==> flow/design.v <==
module pow2_LUT(
    input logic [1:0] selector, 
    output logic [31:0] out
);
always_comb 
begin
    case(selector)
        2'b00: out = 32'b1_0000000000000000000000000000000;
        2'b01: out = 32'b0_1101011101000100111111001100101;
        2'b10: out = 32'b0_1011010100000100111100110011001;
        2'b11: out = 32'b0_1001100000110111111100000101000;
        default: out = 'b0;
    endcase
end
endmodule
module LPW_pow2 #(
    parameter POW_FW = 15, 
    parameter POW_BW = 16,
    parameter BW = 8, 
    parameter FW = 2
)(
    input [BW-1:0] vec_in,
    output [POW_BW-1:0] vec_out
);
wire [BW-1:FW] int_part;
wire [FW-1:0] frac_part;
wire [BW-1:FW] shift_int;
wire [31:0] LUT_out;
wire [31:0] LUT_inter;
wire [BW-1:0] comp_in;
assign comp_in = ~vec_in + 1;
assign int_part = comp_in[BW-1:FW];
assign frac_part = comp_in[FW-1:0];
pow2_LUT LUT(
    .selector(frac_part),
    .out(LUT_out)
);
assign LUT_inter = LUT_out >> int_part;
assign vec_out = LUT_inter[31:16];
endmodule
module pow2 #(
    parameter BW = 8,
    parameter VEC_SIZE = 5,
    parameter FW = 2,
    parameter POW_BW = 16,
    parameter POW_FW = 15
)(
    input [VEC_SIZE-1:0][BW-1:0] vec_in,
    input [BW-1:0] max_in,
    output [VEC_SIZE-1:0][POW_BW-1:0] pow_out
);
wire [VEC_SIZE-1:0][BW-1:0] normed_in;
genvar i;
generate
    for(i = 0; i < VEC_SIZE; i++)
    begin : c
        assign normed_in[i] = vec_in[i] - max_in;
    end
endgenerate
generate
    for (i = 0; i < VEC_SIZE; i++)
    begin : pow_gen
        LPW_pow2 #(.BW(BW), .FW(FW), .POW_BW(POW_BW), .POW_FW(POW_FW)) power_linear (
            .vec_in(normed_in[i]),
            .vec_out(pow_out[i])
        );
    end
endgenerate
endmodule
module int_max #(
    parameter BW = 8,
    parameter FW = 2,
    parameter VEC_SIZE = 5
    )(
    input wire [VEC_SIZE-1:0][BW-1:0] int_max_in,
    output wire [BW-1:0] max_out
);
wire [2*VEC_SIZE-1:1][BW-1:0] int_max_tree;
function [BW-1:0] ciel;
    input [BW-1:0] in_val;
    begin
        if(in_val[FW-1:0] != 0)
        begin
            ciel = {in_val[BW-1:FW], 2'b00} + {{BW-3{1'b0}},3'b100};
        end
        else
        begin
            ciel = {in_val[BW-1:FW], 2'b00};
        end
    end
endfunction
genvar i;
generate
    for(i = 0; i < VEC_SIZE; i = i + 1)
    begin : base
        assign int_max_tree[i + VEC_SIZE] = ciel(int_max_in[i]);
    end
    for(i = VEC_SIZE-1; i > 0; i = i - 1)
    begin : rest
        assign int_max_tree[i] = ($signed(int_max_tree[i*2]) < $signed(int_max_tree[i*2 + 1]))? int_max_tree[i*2+1] : int_max_tree[i*2];
    end
endgenerate
assign max_out = int_max_tree[1];
endmodule
module reduction #(
    parameter BW = 16,
    parameter FW = 15,
    parameter OUT_BW = 16,
    parameter OUT_FW = 6,
    parameter VEC_SIZE = 5
)(
    input wire [VEC_SIZE-1:0][BW-1:0] vec_in,
    output wire [OUT_BW-1:0] vec_out
);
    wire [2*VEC_SIZE-1:1][31:0] tree;
    genvar i;
    generate
        for(i = 0; i < VEC_SIZE; i++)
        begin : a
            assign tree[i + VEC_SIZE] = {{(32-BW){1'b0}}, vec_in[i]};
        end
        for(i = VEC_SIZE-1; i > 0; i--)
        begin : b
            assign tree[i] = tree[2*i] + tree[2*i+1];
        end
    endgenerate
    assign vec_out = tree[1][24:9];
endmodule
module unnormed_softmax #(
    parameter BW = 8,
    parameter FW = 2,
    parameter POW_BW = 16,
    parameter POW_FW = 15,
    parameter ACCUM_BW = 16,
    parameter ACCUM_FW = 6,
    parameter VEC_SIZE = 4
)(
    input [VEC_SIZE-1:0][BW-1:0] vec_in,
    output [VEC_SIZE-1:0][POW_BW-1:0] vec_out,
    output [BW-1:0] max_out,
    output [ACCUM_BW-1:0] sum_out
);
    wire [BW-1:0] max_val;
    int_max #(.BW(BW), .FW(FW), .VEC_SIZE(VEC_SIZE)) max_instance(
        .int_max_in(vec_in),
        .max_out(max_val)
    );
    wire [VEC_SIZE-1:0][POW_BW-1:0] pow_vals;
    pow2 #( .BW(BW), .VEC_SIZE(VEC_SIZE), .FW(FW), .POW_BW(POW_BW), .POW_FW(POW_FW)) pow_2_unit(
        .vec_in(vec_in),
        .max_in(max_val),
        .pow_out(pow_vals)
    );
    wire [ACCUM_BW-1:0] sum;
    reduction #(.BW(POW_BW), .FW(POW_FW), .OUT_BW(ACCUM_BW), .OUT_FW(ACCUM_FW), .VEC_SIZE(VEC_SIZE)) accum_unit(
        .vec_in(pow_vals),
        .vec_out(sum)
    );
    assign vec_out = pow_vals;
    assign sum_out = sum;
    assign max_out = max_val;
endmodule
module reciep_MLUT (
    input logic [3:0] selector,
    output logic [15:0] value
);
always_comb 
begin  
    case(selector)
        'd0: value = 16'b1000000001000001;
        'd1: value = 16'b1111111111100000;
        'd2: value = 16'b1111111111110110;
        'd3: value = 16'b1111111111111011;
        'd4: value = 16'b1111111111111101;
        'd5: value = 16'b1111111111111110;
        'd6: value = 16'b1111111111111111;
        'd7: value = 16'b1111111111111111;
        'd8: value = 16'b0;
        'd9: value = 16'b0; 
        default:
        value = 'b0;
    endcase
end
endmodule
module reciep_CLUT (
    input logic [3:0] selector,
    output logic [31:0] value
);
always_comb 
begin  
    case(selector)
        'd0: value = 32'b00000000000111111111111111000000;
        'd1: value = 32'b00000000000000000001100000000000;
        'd2: value = 32'b00000000000000000000110101010101;
        'd3: value = 32'b00000000000000000000100101010101;
        'd4: value = 32'b00000000000000000000011100110011;
        'd5: value = 32'b00000000000000000000010111011101;
        'd6: value = 32'b00000000000000000000010001001001;
        'd7: value = 32'b00000000000000000000110101010101;
        'd8: value = 32'b00000000000000000000001111000111;
        'd9: value = 32'b00000000000000000000001101100000;
        default:
        value = 'b0;
    endcase
end
endmodule
module norm #(
    parameter BW = 8,
    parameter ACCUM_BW = 16,
    parameter ACCUM_FW = 6,
    parameter VEC_SIZE = 10
)(
    input [VEC_SIZE-1:0][ACCUM_BW-1:0] vec_in,
    input [ACCUM_BW-1:0] denom_in,
    input [BW-1:0] max,
    output [VEC_SIZE-1:0][31:0] vec_out
);
logic [3:0] sel_wire;
assign sel_wire = denom_in[ACCUM_FW+3:ACCUM_FW];
wire [15:0] m_val;
wire [31:0] c_val;
wire [31:0] reciep_val_mult;
wire [31:0] reciep_val;
reciep_MLUT MLUT(
    .selector(sel_wire),
    .value(m_val)
);
reciep_CLUT CLUT(
    .selector(sel_wire),
    .value(c_val)
);
assign reciep_val_mult = m_val *  denom_in;
assign reciep_val = reciep_val_mult + c_val;
wire [VEC_SIZE-1:0][31:0] div_out;
genvar i;
generate
    for(i = 0; i < VEC_SIZE; i++) 
    begin : a
        assign div_out[i] = vec_in[i] * reciep_val;
    end
endgenerate
generate
    for(i = 0; i < VEC_SIZE; i++) 
    begin : p
        assign vec_out[i] = div_out[i];
    end
endgenerate
endmodule
module softermax #(
    parameter BW = 8,
    parameter FW = 2,
    parameter POW_BW = 16,
    parameter POW_FW = 6,
    parameter ACCUM_BW = 16,
    parameter ACCUM_FW = 6,
    parameter VEC_SIZE = 10
)(
    input clk,
    input  [VEC_SIZE*BW-1:0] unnormed_in,
    output [VEC_SIZE*32-1:0] final_softmax
);
    logic [ACCUM_BW-1:0] sum_out;
    logic [VEC_SIZE-1:0][POW_BW-1:0] pow_out;
    logic [BW-1:0] max_out;
    logic [ACCUM_BW-1:0] sum_out_q;
    logic [VEC_SIZE-1:0][POW_BW-1:0] pow_out_q;
    logic [BW-1:0] max_out_q;
    logic [VEC_SIZE-1:0][31:0] soft_out;
    logic [VEC_SIZE-1:0][31:0] soft_out_q;
    logic [VEC_SIZE-1:0][BW-1:0] unnormed_in_q;
    always_ff @(posedge clk)
    begin
        unnormed_in_q <= unnormed_in;
        sum_out_q <= sum_out;
        pow_out_q <= pow_out;
        max_out_q <= max_out;
        soft_out_q <= soft_out;
    end
    unnormed_softmax #(.VEC_SIZE(VEC_SIZE), .BW(BW), .FW(FW), .POW_BW(POW_BW), .POW_FW(POW_FW), .ACCUM_BW(ACCUM_BW), .ACCUM_FW(ACCUM_FW)) unnormed_instance(
        .vec_in(unnormed_in_q),
        .vec_out(pow_out),
        .sum_out(sum_out),
        .max_out(max_out)
    );
    norm #(.VEC_SIZE(VEC_SIZE), .BW(BW), .ACCUM_BW(ACCUM_BW), .ACCUM_FW(ACCUM_FW)) norm_unit(
        .vec_in(pow_out_q),
        .denom_in(sum_out_q),
        .max(max_out_q),
        .vec_out(soft_out)
    );
    assign final_softmax = soft_out_q;
endmodule
== Step by step through the tools: softermax ==
Module softermax before and after one edit of its RTL, step after step.
Lines under "before" count in the file above, lines under "after" in the edited file.
"difference" is "after" less "before", of the values as shown.
Operators: Yosys type, input widths -> output width; for muxes data width and select width s.
A cell with n/a has no value.

* Design top: softermax
* Clock port: clk
* Cell library: sky130hd
* Corner: tt_025C_1v80

== Diff ==
Unified diff, file above to edited file.
The edit is scripted: it alters the design's behaviour and was not made to optimise anything.

<pre>
@@ -98,5 +98,5 @@
     for(i = VEC_SIZE-1; i > 0; i = i - 1)
     begin : rest
-        assign int_max_tree[i] = ($signed(int_max_tree[i*2]) < $signed(int_max_tree[i*2 + 1]))? int_max_tree[i*2+1] : int_max_tree[i*2];
+        assign int_max_tree[i] = int_max_tree[i*2];
     end
 endgenerate
</pre>

== After elaboration ==
Source: Yosys, flattened and elaborated, memories not mapped. Widths are those after wreduce; folded enables and synchronous resets count as part of the registers. Print and check cells do not count.
Yosys's memory passes give these memory sizes; they may raise the number of words (mostly to a power of two), join words into wider ones and drop unused or constant bits.

{| class="wikitable"
|+ Operators by class
! element !! before !! after !! difference
|-
| $add $sub $neg || 40 || 31 || -9
|-
| $mul || 11 || 11 || 0
|-
| $lt $le $gt $ge || 9 || 0 || -9
|-
| equality and inequality tests || 30 || 30 || 0
|-
| shift-type cells || 10 || 10 || 0
|-
| mux-type cells || 29 || 11 || -18
|-
| bitwise logic cells || 10 || 10 || 0
|-
| reductions and logical operators || 20 || 11 || -9
|}

{| class="wikitable"
|+ Operator list
! kind !! before !! after !! difference
|-
| $mux 8 || 19 || 1 || -18
|-
| $add 8x3->8 const B || 10 || 1 || -9
|-
| $reduce_bool 2->1 || 10 || 1 || -9
|-
| $lt 8x8->1 || 9 || 0 || -9
|}

Unchanged operator kinds not shown: 15.

{| class="wikitable"
|+ Bit counts
! element !! before !! after !! difference
|-
| register bits || 576 || 576 || 0
|-
| memory bits (read-only) || 592 || 592 || 0
|-
| clocked read ports x word width || 37 || 37 || 0
|-
| memory cells || 2 || 2 || 0
|-
| input port bits || 81 || 81 || 0
|-
| cells after elaboration || 165 || 120 || -45
|}

{| class="wikitable"
|+ Memories
! element !! before !! after
|-
| shape (words x width / read and write ports) || 16 x 21 bit 1R0W; 16 x 16 bit 1R0W || 16 x 21 bit 1R0W; 16 x 16 bit 1R0W
|}

== Logic depth ==
Depth = most cells in a row (Yosys ltp): at word level without a register or memory, in the mapped netlist without a sequential cell, where the memories' decode and read muxes count.

{| class="wikitable"
|+ Depth
! element !! before !! after !! difference
|-
| depth after elaboration || 20 || 12 || -8
|-
| ABC_AREA || 0 || 0 || n/a
|-
| gate-level depth with buffers || 97 || 57 || -40
|}

== Mapped cells and area ==
Yosys stat after the flow's synthesis: flattened, memories mapped to cells. It holds for the ABC_AREA given above (unset counts as 0); a run with the other value may have another netlist.

{| class="wikitable"
|+ Cell types
! type !! before !! after !! difference
|-
| sky130_fd_sc_hd__inv_1 || 3512 || 3784 || +272
|-
| sky130_fd_sc_hd__nand2_1 || 2945 || 2689 || -256
|-
| sky130_fd_sc_hd__and2_1 || 1181 || 1377 || +196
|-
| sky130_fd_sc_hd__ha_1 || 997 || 927 || -70
|-
| sky130_fd_sc_hd__o21ai_0 || 183 || 248 || +65
|-
| sky130_fd_sc_hd__nor2_1 || 352 || 416 || +64
|-
| sky130_fd_sc_hd__nor3_1 || 136 || 79 || -57
|-
| sky130_fd_sc_hd__mux2i_1 || 111 || 61 || -50
|-
| sky130_fd_sc_hd__nand3_1 || 124 || 83 || -41
|-
| sky130_fd_sc_hd__o21bai_1 || 95 || 55 || -40
|-
| sky130_fd_sc_hd__clkbuf_1 || 831 || 797 || -34
|-
| sky130_fd_sc_hd__maj3_1 || 0 || 24 || +24
|-
| sky130_fd_sc_hd__a21o_1 || 68 || 90 || +22
|-
| sky130_fd_sc_hd__or2_2 || 39 || 21 || -18
|-
| sky130_fd_sc_hd__xnor2_1 || 505 || 490 || -15
|-
| sky130_fd_sc_hd__a2111oi_0 || 21 || 6 || -15
|-
| sky130_fd_sc_hd__o21a_1 || 35 || 49 || +14
|-
| sky130_fd_sc_hd__o211ai_1 || 34 || 20 || -14
|}

Unchanged cell types not shown: 9.
Not every row of either side is listed.

{| class="wikitable"
|+ Synthesis totals
! element !! before !! after !! difference
|-
| mapped cells || 16380 || 16373 || -7
|-
| chip area (Yosys) (um^2) || 145304.4 || 144088.2 || -1216.2
|-
| sequential part of the area (um^2) || 11851.4 || 11851.4 || 0.0
|-
| flip-flops || 592 || 592 || 0
|-
| buffer cells || 890 || 851 || -39
|}

The figures by module come from a second, unflattened synthesis with its own total; it is not the netlist above.

{| class="wikitable"
|+ Second synthesis, totals
! element !! before !! after !! difference
|-
| cell total of the unflattened synthesis || 17670 || 17331 || -339
|-
| area total of the unflattened synthesis (um^2) || 156662.8 || 153788.7 || -2874.1
|}

Each row is one instance without its submodules.

{| class="wikitable"
|+ By module, before
! module !! times used !! cells !! area (um^2) !! seq. area (um^2)
|-
| norm || 1 || 14363 || 123181.9 || 0.0
|-
| softermax || 1 || 584 || 11691.2 || 11691.2
|-
| LPW_pow2 || 10 || 114 || 883.3 || 0.0
|-
| reduction || 1 || 351 || 3749.8 || 0.0
|-
| int_max || 1 || 424 || 3138.0 || 0.0
|-
| pow2 || 1 || 390 || 2882.8 || 0.0
|-
| pow2_LUT || 10 || 34 || 261.5 || 0.0
|-
| reciep_CLUT || 1 || 51 || 389.1 || 0.0
|-
| reciep_MLUT || 1 || 27 || 181.4 || 0.0
|-
| unnormed_softmax || 1 || 0 || 0.0 || 0.0
|}

{| class="wikitable"
|+ By module, after
! module !! times used !! cells !! area (um^2) !! seq. area (um^2)
|-
| norm || 1 || 14417 || 123255.7 || 0.0
|-
| softermax || 1 || 584 || 11691.2 || 11691.2
|-
| LPW_pow2 || 10 || 114 || 883.3 || 0.0
|-
| reduction || 1 || 365 || 3806.2 || 0.0
|-
| pow2 || 1 || 390 || 2882.8 || 0.0
|-
| pow2_LUT || 10 || 34 || 261.5 || 0.0
|-
| reciep_CLUT || 1 || 51 || 389.1 || 0.0
|-
| reciep_MLUT || 1 || 27 || 181.4 || 0.0
|-
| int_max || 1 || 17 || 133.9 || 0.0
|-
| unnormed_softmax || 1 || 0 || 0.0 || 0.0
|}

== Path before layout ==
Source: OpenSTA report_checks on the synthesized netlist (no wires, ideal clock, input and output delay 20% of the period each), path of least setup slack; recovery checks are left aside. Register names are those of the netlist, which keeps one name where synthesis merged equal registers.

{| class="wikitable"
|+ Timing path post-synthesis
! element !! before !! after !! difference
|-
| kind || reg2reg || reg2reg || n/a
|-
| from || register unnormed_in_q || register (name not given) || n/a
|-
| to || register (name not given) || register soft_out_q || n/a
|-
| period (ns) || 17.5 || 17.5 || 0.0
|-
| library setup time (ns) || 0.135 || 0.072 || -0.063
|-
| launch time at the first pin (ns) || 0.000 || 0.000 || 0.000
|-
| data arrival time (ns) || 17.815 || 11.817 || -5.998
|-
| slack (ns) || -0.450 || 5.611 || +6.061
|-
| delay of the path (ns) || 17.950 || 11.889 || -6.061
|-
| stages || 93 || 47 || -46
|-
| synthesis period reached (ns) || 17.95 || 11.889 || -6.061
|}

"delay of the path" = arrival - input delay + setup time.
"stages": output pins that drive a net of the path, with the launching flip-flop's if there is one; two outputs of one cell count as two.
"synthesis period reached" = period - worst setup slack (recovery checks aside). The figure is calculated, with input and output delays left at 20% of the set period.
Where an end lacks its bit number, it is one bit of the signal, or one of the new flip-flops if synthesis recoded a state register.
The rows between start and end are the longest chain of elaborated cells between them; the timing report does not say that the signal goes this way. Where chains are equally long, one stands for them.
Each line given opens the expression or statement behind the cell; cells for indexed reads and writes are added by Yosys, which also makes memories of some case tables.

Between the ends, post-synthesis, before:
* Cell sequence: sky130_fd_sc_hd__dfxtp_1 -> sky130_fd_sc_hd__clkbuf_1 -> sky130_fd_sc_hd__inv_1 -> sky130_fd_sc_hd__ha_1 -> sky130_fd_sc_hd__buf_2 -> sky130_fd_sc_hd__nor2b_1 -> sky130_fd_sc_hd__xnor2_1 -> sky130_fd_sc_hd__ha_1 -> sky130_fd_sc_hd__a21o_1 -> sky130_fd_sc_hd__o22ai_1 -> sky130_fd_sc_hd__nand3_1 -> sky130_fd_sc_hd__a21oi_2 -> sky130_fd_sc_hd__mux2i_1 -> sky130_fd_sc_hd__inv_1 -> sky130_fd_sc_hd__ha_1 -> sky130_fd_sc_hd__nor2_1 -> sky130_fd_sc_hd__nand2_1 -> sky130_fd_sc_hd__nor2_1 -> [... 57 more ...] -> sky130_fd_sc_hd__inv_1 -> sky130_fd_sc_hd__fa_1 -> sky130_fd_sc_hd__inv_1 -> sky130_fd_sc_hd__ha_1 -> sky130_fd_sc_hd__and4_1 -> sky130_fd_sc_hd__nand4_1 -> sky130_fd_sc_hd__o31a_1 -> sky130_fd_sc_hd__a31oi_1 -> sky130_fd_sc_hd__o21a_1 -> sky130_fd_sc_hd__nor3_2 -> sky130_fd_sc_hd__or2_2 -> sky130_fd_sc_hd__inv_1 -> sky130_fd_sc_hd__ha_1 -> sky130_fd_sc_hd__inv_1 -> sky130_fd_sc_hd__a211oi_1 -> sky130_fd_sc_hd__a211oi_1 -> sky130_fd_sc_hd__a31oi_1 -> sky130_fd_sc_hd__o211ai_1
* Cells in the longest elaborated chain: 20

{| class="wikitable"
|+ RTL lines, path post-synthesis, before
! element !! RTL line !! text
|-
| from (decl) || 270 || <nowiki>logic [VEC_SIZE-1:0][BW-1:0] unnormed_in_q;</nowiki>
|-
| from (assign) || 273 || <nowiki>unnormed_in_q <= unnormed_in;</nowiki>
|-
| $reduce_bool 2->1 || 82 || <nowiki>if(in_val[FW-1:0] != 0)</nowiki>
|-
| $mux 8 || 82 ||
|-
| $lt 8x8->1 || 100 || <nowiki>assign int_max_tree[i] = ($signed(int_max_tree[i*2]) < $signed(int_max_tree[i*2 + 1]))? int_max_tree[i*2+1] : ...</nowiki>
|-
| $mux 8 || 100 ||
|-
| $lt 8x8->1 || 100 ||
|-
| $mux 8 || 100 ||
|-
| $lt 8x8->1 || 100 ||
|-
| [... 6 more ...] || n/a ||
|-
| $eq 2x2->1 || 7 || <nowiki>case(selector)</nowiki>
|-
| $pmux 32 s4 || 7 ||
|-
| $shr 32x6->32 || 38 || <nowiki>assign LUT_inter = LUT_out >> int_part;</nowiki>
|-
| $add 16x16->17 || 124 || <nowiki>assign tree[i] = tree[2*i] + tree[2*i+1];</nowiki>
|-
| $add 17x17->18 || 124 ||
|-
| $add 25x17->25 || 124 ||
|-
| $add 25x18->25 || 124 ||
|}

Between the ends, post-synthesis, after:
* Cell sequence: sky130_fd_sc_hd__dfxtp_1 -> sky130_fd_sc_hd__clkbuf_1 -> sky130_fd_sc_hd__nand2_1 -> sky130_fd_sc_hd__inv_1 -> sky130_fd_sc_hd__fa_1 -> sky130_fd_sc_hd__inv_1 -> sky130_fd_sc_hd__fa_1 -> sky130_fd_sc_hd__fa_1 -> sky130_fd_sc_hd__fa_1 -> sky130_fd_sc_hd__fa_1 -> sky130_fd_sc_hd__fa_1 -> sky130_fd_sc_hd__inv_1 -> sky130_fd_sc_hd__ha_1 -> sky130_fd_sc_hd__a21o_1 -> sky130_fd_sc_hd__a21o_1 -> sky130_fd_sc_hd__a21oi_1 -> sky130_fd_sc_hd__a21oi_1 -> sky130_fd_sc_hd__o31a_1 -> [... 11 more ...] -> sky130_fd_sc_hd__fa_1 -> sky130_fd_sc_hd__inv_1 -> sky130_fd_sc_hd__fa_1 -> sky130_fd_sc_hd__inv_1 -> sky130_fd_sc_hd__fa_1 -> sky130_fd_sc_hd__fa_1 -> sky130_fd_sc_hd__xnor2_1 -> sky130_fd_sc_hd__xnor2_1 -> sky130_fd_sc_hd__xnor2_1 -> sky130_fd_sc_hd__xnor2_1 -> sky130_fd_sc_hd__xnor2_1 -> sky130_fd_sc_hd__xnor2_1 -> sky130_fd_sc_hd__xnor3_1 -> sky130_fd_sc_hd__xnor2_1 -> sky130_fd_sc_hd__xnor3_1 -> sky130_fd_sc_hd__xnor2_1 -> sky130_fd_sc_hd__xnor2_1 -> sky130_fd_sc_hd__xnor2_1
* Cells in the longest elaborated chain: 3

{| class="wikitable"
|+ RTL lines, path post-synthesis, after
! element !! RTL line !! text
|-
| $mul 16x16->32 || 232 || <nowiki>assign reciep_val_mult = m_val *  denom_in;</nowiki>
|-
| $add 32x32->32 || 233 || <nowiki>assign reciep_val = reciep_val_mult + c_val;</nowiki>
|-
| $mul 16x32->32 || 239 || <nowiki>assign div_out[i] = vec_in[i] * reciep_val;</nowiki>
|-
| to (assign) || 277 || <nowiki>soft_out_q <= soft_out;</nowiki>
|-
| to (decl) || 269 || <nowiki>logic [VEC_SIZE-1:0][31:0] soft_out_q;</nowiki>
|}

== Worst path after layout ==
Path of least setup slack in the final report of each run of pair 1 (OpenROAD, finished layout, wires in). Where an end is a register, its clock arrival counts in the times.

{| class="wikitable"
|+ Timing path post-layout
! element !! before !! after !! difference
|-
| kind || reg2reg || reg2reg || n/a
|-
| from || register unnormed_in_q || register (name not given) || n/a
|-
| to || register (name not given) || register soft_out_q || n/a
|-
| period (ns) || 17.5 || 17.5 || 0.0
|-
| library setup time (ns) || 0.14 || 0.07 || -0.07
|-
| launch time at the first pin (ns) || 0.85 || 0.87 || +0.02
|-
| data arrival time (ns) || 17.57 || 14.81 || -2.76
|-
| slack (ns) || 0.64 || 3.50 || +2.86
|-
| stages || 93 || 47 || -46
|}

Where an end lacks its bit number, it is one bit of the signal, or one of the new flip-flops if synthesis recoded a state register.
The rows between start and end are the longest chain of elaborated cells between them; the timing report does not say that the signal goes this way. Where chains are equally long, one stands for them.

Between the ends, post-layout, before:
* Cell sequence: sky130_fd_sc_hd__dfxtp_1 -> sky130_fd_sc_hd__inv_1 -> sky130_fd_sc_hd__ha_4 -> sky130_fd_sc_hd__buf_4 -> sky130_fd_sc_hd__mux2i_4 -> sky130_fd_sc_hd__inv_1 -> sky130_fd_sc_hd__ha_1 -> sky130_fd_sc_hd__nand2_1 -> sky130_fd_sc_hd__a21oi_2 -> sky130_fd_sc_hd__o221ai_2 -> sky130_fd_sc_hd__and2_4 -> sky130_fd_sc_hd__a21oi_4 -> sky130_fd_sc_hd__buf_4 -> sky130_fd_sc_hd__mux2i_4 -> sky130_fd_sc_hd__ha_4 -> sky130_fd_sc_hd__o21ai_2 -> sky130_fd_sc_hd__inv_1 -> sky130_fd_sc_hd__o31a_1 -> [... 57 more ...] -> sky130_fd_sc_hd__inv_1 -> sky130_fd_sc_hd__fa_1 -> sky130_fd_sc_hd__inv_2 -> sky130_fd_sc_hd__ha_4 -> sky130_fd_sc_hd__and4_1 -> sky130_fd_sc_hd__nand4_1 -> sky130_fd_sc_hd__o31a_1 -> sky130_fd_sc_hd__a31oi_2 -> sky130_fd_sc_hd__o21a_1 -> sky130_fd_sc_hd__nor3_2 -> sky130_fd_sc_hd__or2_4 -> sky130_fd_sc_hd__inv_4 -> sky130_fd_sc_hd__ha_4 -> sky130_fd_sc_hd__inv_1 -> sky130_fd_sc_hd__a211oi_2 -> sky130_fd_sc_hd__a211oi_1 -> sky130_fd_sc_hd__a31oi_1 -> sky130_fd_sc_hd__o211ai_1
* Cells in the longest elaborated chain: 20

{| class="wikitable"
|+ RTL lines, path post-layout, before
! element !! RTL line !! text
|-
| from (decl) || 270 || <nowiki>logic [VEC_SIZE-1:0][BW-1:0] unnormed_in_q;</nowiki>
|-
| from (assign) || 273 || <nowiki>unnormed_in_q <= unnormed_in;</nowiki>
|-
| $reduce_bool 2->1 || 82 || <nowiki>if(in_val[FW-1:0] != 0)</nowiki>
|-
| $mux 8 || 82 ||
|-
| $lt 8x8->1 || 100 || <nowiki>assign int_max_tree[i] = ($signed(int_max_tree[i*2]) < $signed(int_max_tree[i*2 + 1]))? int_max_tree[i*2+1] : ...</nowiki>
|-
| $mux 8 || 100 ||
|-
| $lt 8x8->1 || 100 ||
|-
| $mux 8 || 100 ||
|-
| $lt 8x8->1 || 100 ||
|-
| [... 6 more ...] || n/a ||
|-
| $eq 2x2->1 || 7 || <nowiki>case(selector)</nowiki>
|-
| $pmux 32 s4 || 7 ||
|-
| $shr 32x6->32 || 38 || <nowiki>assign LUT_inter = LUT_out >> int_part;</nowiki>
|-
| $add 16x16->17 || 124 || <nowiki>assign tree[i] = tree[2*i] + tree[2*i+1];</nowiki>
|-
| $add 17x17->18 || 124 ||
|-
| $add 25x17->25 || 124 ||
|-
| $add 25x18->25 || 124 ||
|}

Between the ends, post-layout, after:
* Cell sequence: sky130_fd_sc_hd__dfxtp_1 -> sky130_fd_sc_hd__nand2_1 -> sky130_fd_sc_hd__inv_1 -> sky130_fd_sc_hd__fa_1 -> sky130_fd_sc_hd__fa_1 -> sky130_fd_sc_hd__fa_1 -> sky130_fd_sc_hd__inv_1 -> sky130_fd_sc_hd__fa_1 -> sky130_fd_sc_hd__inv_1 -> sky130_fd_sc_hd__fa_1 -> sky130_fd_sc_hd__inv_1 -> sky130_fd_sc_hd__fa_1 -> sky130_fd_sc_hd__inv_1 -> sky130_fd_sc_hd__ha_1 -> sky130_fd_sc_hd__and3_1 -> sky130_fd_sc_hd__o2111ai_1 -> sky130_fd_sc_hd__a21oi_1 -> sky130_fd_sc_hd__o31a_1 -> [... 11 more ...] -> sky130_fd_sc_hd__fa_1 -> sky130_fd_sc_hd__inv_1 -> sky130_fd_sc_hd__fa_1 -> sky130_fd_sc_hd__inv_1 -> sky130_fd_sc_hd__fa_1 -> sky130_fd_sc_hd__fa_1 -> sky130_fd_sc_hd__xnor2_1 -> sky130_fd_sc_hd__xnor2_1 -> sky130_fd_sc_hd__xnor2_1 -> sky130_fd_sc_hd__xnor2_1 -> sky130_fd_sc_hd__xnor2_1 -> sky130_fd_sc_hd__xnor2_1 -> sky130_fd_sc_hd__xnor3_1 -> sky130_fd_sc_hd__xnor2_1 -> sky130_fd_sc_hd__xnor3_1 -> sky130_fd_sc_hd__xnor2_1 -> sky130_fd_sc_hd__xnor2_1 -> sky130_fd_sc_hd__xnor2_1
* Cells in the longest elaborated chain: 3

{| class="wikitable"
|+ RTL lines, path post-layout, after
! element !! RTL line !! text
|-
| $mul 16x16->32 || 232 || <nowiki>assign reciep_val_mult = m_val *  denom_in;</nowiki>
|-
| $add 32x32->32 || 233 || <nowiki>assign reciep_val = reciep_val_mult + c_val;</nowiki>
|-
| $mul 16x32->32 || 239 || <nowiki>assign div_out[i] = vec_in[i] * reciep_val;</nowiki>
|-
| to (assign) || 277 || <nowiki>soft_out_q <= soft_out;</nowiki>
|-
| to (decl) || 269 || <nowiki>logic [VEC_SIZE-1:0][31:0] soft_out_q;</nowiki>
|}

== Measured runs ==
Runs of the flow (Yosys, OpenROAD) on both versions; the two runs of a pair have the same settings. The constraints put input and output delay at 20% of the set period each and load the outputs with 0.01 pF.

Settings, pair 1:
* period_ns: 17.5
* CAP_MARGIN: 20
* CORE_MARGIN: 2
* CORE_UTILIZATION: 40
* SLEW_MARGIN: 20

{| class="wikitable"
|+ Results, pair 1
! element !! before !! after !! difference
|-
| Yosys chip area after synthesis (um^2) || 145304.4 || 144088.2 || -1216.2
|-
| area of the die (um^2) || 368097.0 || 365040.0 || -3057.0
|-
| utilization in the final report || 0.445 || 0.436 || -0.009
|-
| worst setup slack after layout (ns) || 0.643 || 3.497 || +2.854
|-
| worst hold slack in the final report (ns) || 0.789 || 0.809 || +0.020
|-
| clock period reached (ns) || 16.857 || 14.003 || -2.854
|}

"clock period reached": clock period set for the run, less the worst setup slack. It is reckoned from that one timing run; input and output delays stay at 20% of the period that was set.
